==> flow/design.v <==
module PWM_duty_cycle (
    input clk,            
    input rst,            
    input pwm_in,         
    output reg [7:0] duty_cycle   
);
    reg [15:0] high_count, total_count;   
    reg pwm_prev;        
    reg update_flag;     
    reg first_period;    
    always @(posedge clk or posedge rst) begin
        if (rst) begin
            high_count <= 0;
            total_count <= 0;
            duty_cycle <= 0;
            pwm_prev <= 0;
            update_flag <= 0;
            first_period <= 1;   
        end else begin
            total_count <= total_count + 1;
            if (pwm_in) high_count <= high_count + 1;
            if (pwm_prev && ~pwm_in) begin
                if (!first_period && total_count > 0) begin
                    duty_cycle <= (high_count * 100) / total_count;   
                end
                first_period <= 0;   
                high_count <= 0;
                total_count <= 0;
            end
            pwm_prev <= pwm_in;   
        end
    end
endmodule
* Reports on PWM_duty_cycle
The steps from the RTL of PWM_duty_cycle to its reports follow in flow order. Lines are those of the file above, counted from 1. Operators carry their Yosys type and port widths (W data, S select, Z words). Library cell names are shortened. A cell with - has no value.
Design: top PWM_duty_cycle, clock port clk, standard-cell library sky130hd, timing corner tt_025C_1v80

* Word level
Counts by Yosys on the flattened word-level netlist (proc, flatten, opt, wreduce; memories kept). Register bits leave out memories and registers merged into their read ports (data or address). Print and check cells are left out. Cells with the same type and inputs are merged into one.
Bit counts: input bits 3, register bits 42, elaborated cells 19, output and inout bits 8
Cells by class: divide/modulo/power cells 1, $add $sub $neg 2, reduce/logical cells 5, multiply operators 1, order comparisons 1, bitwise gates (word level) 1, multiplexer cells 3
Operators by type and width (count):
- $div A32 B16 Y32 | 1
- $mul A16 B5 Y21 const B | 1
- $mux W16 | 3
- $add A16 B1 Y16 const B | 2
- $gt A16 B1 Y1 const B | 1
- $logic_and A1 B1 Y1 | 2
- $reduce_and A2 Y1 | 1
- $reduce_bool A2 Y1 | 1
- $not A1 Y1 | 1
- $logic_not A1 Y1 | 1

* Longest topological paths
Depth = most cells in a row (Yosys ltp): at word level without a register or memory, in the mapped netlist without a sequential cell, where the memories' decode and read muxes count.
Depth: depth in word-level cells 3, ABC_AREA 0, gate-level depth with buffers 619, mapped depth without buffers 549

* Synthesis result
The flow's flattened synthesis, as Yosys stat reports it; memories are mapped. The netlist is that of the ABC_AREA named above (0 if unset); the other value can give another one.
Cells by type:
- ha_1 | count 448, total area 5.61E+03 um^2
- a21oi_1 | count 573, total area 2867.75 um^2
- xnor2_1 | count 316, total area 2.77E+03 um^2
- nor2_1 | count 594, total area 2.23E+03 um^2
- a21o_1 | count 223, total area 1.67E+03 um^2
- o21ai_0 | count 320, total area 1.6E+03 um^2
- nand2_1 | count 401, total area 1.51E+03 um^2
- xor2_1 | count 165, total area 1.45E+03 um^2
- mux2_2 | count 115, total area 1.29E+03 um^2
- dfrtp_1 | count 41, total area 1.03E+03 um^2
- nor3_1 | count 174, total area 870.835 um^2
- nand3_1 | count 168, total area 840.806 um^2
- nand4_1 | count 124, total area 775.744 um^2
- inv_1 | count 199, total area 746.966 um^2
- o21a_1 | count 96, total area 720.691 um^2
- nand2b_1 | count 102, total area 638.112 um^2
- mux2i_1 | count 44, total area 440.422 um^2
- and2_1 | count 70, total area 437.92 um^2
Other cell types: 174; their cells: 1433.
Mapped netlist: flip-flop cells 42, buffer cells 175, area of sequential cells 1052.3 um^2, standard cells after synthesis 5606, synthesis area 40039.7 um^2

* Worst setup path after synthesis
OpenSTA on the mapped netlist: ideal clock, no wires. The path of least setup slack (recovery checks aside). Input and output delay are each 20% of the period. Register names are those of the netlist, which keeps one name where synthesis merged equal registers.
Timing after synthesis: kind register to register, start reg high_count[2], end reg duty_cycle[0], time at the first pin 0 ps, delay of the path 100694 ps, library setup time 151 ps, arrival 100543 ps, period 110000 ps, slack 9306 ps, required time 109849 ps, stages 598, buffers on the path 69, synthesis period reached 100694 ps
"delay of the path" = arrival - input delay + setup time. "stages": output pins that drive a net of the path, with the launching flip-flop's if there is one; two outputs of one cell count as two. "synthesis period reached" is the clock period less the worst setup slack; recovery checks do not enter. This is arithmetic on one report: input and output delays are still those of the set period (20% each). The rows between start and end are the longest chain of elaborated cells between them; the timing report does not say that the signal goes this way. Where chains are equally long, one stands for them. Each line given opens the expression or statement behind the cell; cells for indexed reads and writes are added by Yosys, which also makes memories of some case tables. A register here has more assigning lines than the two given.
Between the ends, after synthesis: cell sequence dfrtp_1 -> clkbuf_1 -> inv_1 -> ha_1 -> ha_1 -> ha_1 -> inv_1 -> fa_1 -> nand2b_1 -> a21bo_4 -> a21oi_1 -> xnor2_1 -> and4_2 -> nand3_1 -> or4_1 -> a32oi_1 -> nor2_1 -> ha_1 -> (+562 left out) -> nand3_1 -> nand4b_2 -> buf_2 -> buf_2 -> nor2_1 -> a21oi_1 -> ha_1 -> a21o_1 -> a21o_1 -> a21oi_1 -> nand2_1 -> nand2_1 -> a21oi_1 -> nor4_1 -> nand3_1 -> a211o_1 -> a2111oi_1 -> a41oi_1, cells in the longest elaborated chain 2, elaborated cells between the ends (all ways) 2, source lines of those cells 1, those cells by class 1 x mul; 1 x div
RTL lines, path after synthesis:
- from (decl) | line 7 | reg [15:0] high_count, total_count;
- from (assign) | line 13 | high_count <= 0;
- from (assign) | line 21 | if (pwm_in) high_count <= high_count + 1;
- $mul A16 B5 Y21 | line 24 | duty_cycle <= (high_count * 100) / total_count;
- $div A32 B16 Y32 | line 24
- to (assign) | line 15 | duty_cycle <= 0;
- to (assign) | line 24
- to (decl) | line 5 | output reg [7:0] duty_cycle

* Worst path after layout
Path of least setup slack in the final report of flow run 2 (OpenROAD, finished layout, wires in). Where an end is a register, its clock arrival counts in the times. The path's times are printed in steps of 10 ps; the period is the one set.
Timing post-layout: kind register to register, start reg high_count[11], end reg duty_cycle[0], library setup time 140 ps, period 104000 ps, required time 104160 ps, arrival 96900 ps, stages 543, slack 7260 ps, buffers on the path 11, time at the first pin 300 ps
The rows between start and end are the longest chain of elaborated cells between them; the timing report does not say that the signal goes this way. Where chains are equally long, one stands for them. A register here has more assigning lines than the two given.
Between the ends, post-layout: cell sequence dfrtp_1 -> ha_1 -> ha_1 -> inv_1 -> fa_1 -> inv_1 -> ha_1 -> a21oi_2 -> nand2b_1 -> or4_1 -> o32ai_2 -> o211ai_2 -> buf_4 -> nor3_4 -> a32oi_2 -> xnor2_2 -> inv_1 -> buf_4 -> (+507 left out) -> a21oi_2 -> nand3_1 -> nor3_2 -> nand3_1 -> nand4b_4 -> buf_4 -> nor2_1 -> a21oi_1 -> ha_1 -> a21o_1 -> a21o_1 -> a21oi_1 -> o21ai_0 -> nor4_1 -> nand3_1 -> a211o_1 -> a2111oi_1 -> a41oi_1, cells in the longest elaborated chain 2, elaborated cells between the ends (all ways) 2, source lines of those cells 1, those cells by class 1 x mul; 1 x div
RTL lines, path post-layout:
- from (decl) | line 7 | reg [15:0] high_count, total_count;
- from (assign) | line 13 | high_count <= 0;
- from (assign) | line 21 | if (pwm_in) high_count <= high_count + 1;
- $mul A16 B5 Y21 | line 24 | duty_cycle <= (high_count * 100) / total_count;
- $div A32 B16 Y32 | line 24
- to (assign) | line 15 | duty_cycle <= 0;
- to (assign) | line 24
- to (decl) | line 5 | output reg [7:0] duty_cycle

Subject: PWM_duty_cycle on sky130hd, stored results

Hello all,

Stored flow runs of PWM_duty_cycle (4 of them; Yosys, OpenROAD, sky130hd). They differ in their settings and are not a sequence. Constraints: input delay and output delay 20% of the set period each, output load 0.01 pF.
"achieved clock period" = clock period - worst setup slack. The figure is calculated, with input and output delays left at 20% of the set period.
By "worst setup path time" is meant the share of the clock period that the worst setup path is allowed (20% is reserved at inputs, 20% at outputs), minus its slack. Clock arrival times at its registers enter into it.
"worst setup path time" is given in steps of 10 ps.

* Flow run 1 | settings: CELL_PAD_IN_SITES_GLOBAL_PLACEMENT 2; CORE_ASPECT_RATIO 1.19; CORE_UTILIZATION 68; PLACE_DENSITY_LB_ADDON 0.2; SETUP_SLACK_MARGIN -2.0; SLEW_MARGIN 15; TNS_END_PERCENT 70; period_ns 110.0; CAP_MARGIN 20; CORE_MARGIN 2 | stopped before the end: placement reported FLW-0024
* Flow run 2 | settings: CORE_UTILIZATION 40; period_ns 104.0; CAP_MARGIN 20; CORE_MARGIN 2; SLEW_MARGIN 20 | results: achieved clock period 96,739 ps; lowest hold slack 492 ps; worst setup slack after layout 7,261 ps; utilization after routing 42.8 %; full die area 102,647.0 um^2; worst setup path time 96,740 ps; class of the worst setup path register to register; mapped cell area after synthesis 40,039.7 um^2; total negative slack on setup checks 0 ps; area of the standard cells in the finished layout 42,667.2 um^2
* Flow run 3 | settings: CELL_PAD_IN_SITES_DETAIL_PLACEMENT 0; CELL_PAD_IN_SITES_GLOBAL_PLACEMENT 1; CORE_ASPECT_RATIO 0.66; CORE_MARGIN 7; CORE_UTILIZATION 52; CTS_CLUSTER_SIZE 16; GPL_ROUTABILITY_DRIVEN 1; GPL_TIMING_DRIVEN 1; HOLD_SLACK_MARGIN 0.07; MAX_ROUTING_LAYER met4; MIN_ROUTING_LAYER met1; PLACE_DENSITY_LB_ADDON 0.09; SETUP_SLACK_MARGIN 0.82; period_ns 179.0; CAP_MARGIN 20; SLEW_MARGIN 20 | results: achieved clock period 113,500 ps; lowest hold slack 494 ps; worst setup slack after layout 65,500 ps; utilization after routing 53.7 %; full die area 85,132.9 um^2; worst setup path time 113,500 ps; class of the worst setup path register to register; mapped cell area after synthesis 40,039.7 um^2; total negative slack on setup checks 0 ps; area of the standard cells in the finished layout 40,849.2 um^2
* Flow run 4 | settings: CELL_PAD_IN_SITES_DETAIL_PLACEMENT 1; CELL_PAD_IN_SITES_GLOBAL_PLACEMENT 0; CORE_UTILIZATION 24; CTS_CLUSTER_SIZE 43; MIN_ROUTING_LAYER met2; PLACE_DENSITY_LB_ADDON 0.09; SETUP_SLACK_MARGIN 0.82; period_ns 62.0; CAP_MARGIN 20; CORE_MARGIN 2; SLEW_MARGIN 20 | results: achieved clock period 87,624 ps; lowest hold slack 498 ps; worst setup slack after layout -25,625 ps; utilization after routing 42.5 %; full die area 170,115.0 um^2; worst setup path time 87,620 ps; class of the worst setup path register to register; mapped cell area after synthesis 40,039.7 um^2; total negative slack on setup checks -114,192 ps; area of the standard cells in the finished layout 70,347.5 um^2

Thanks
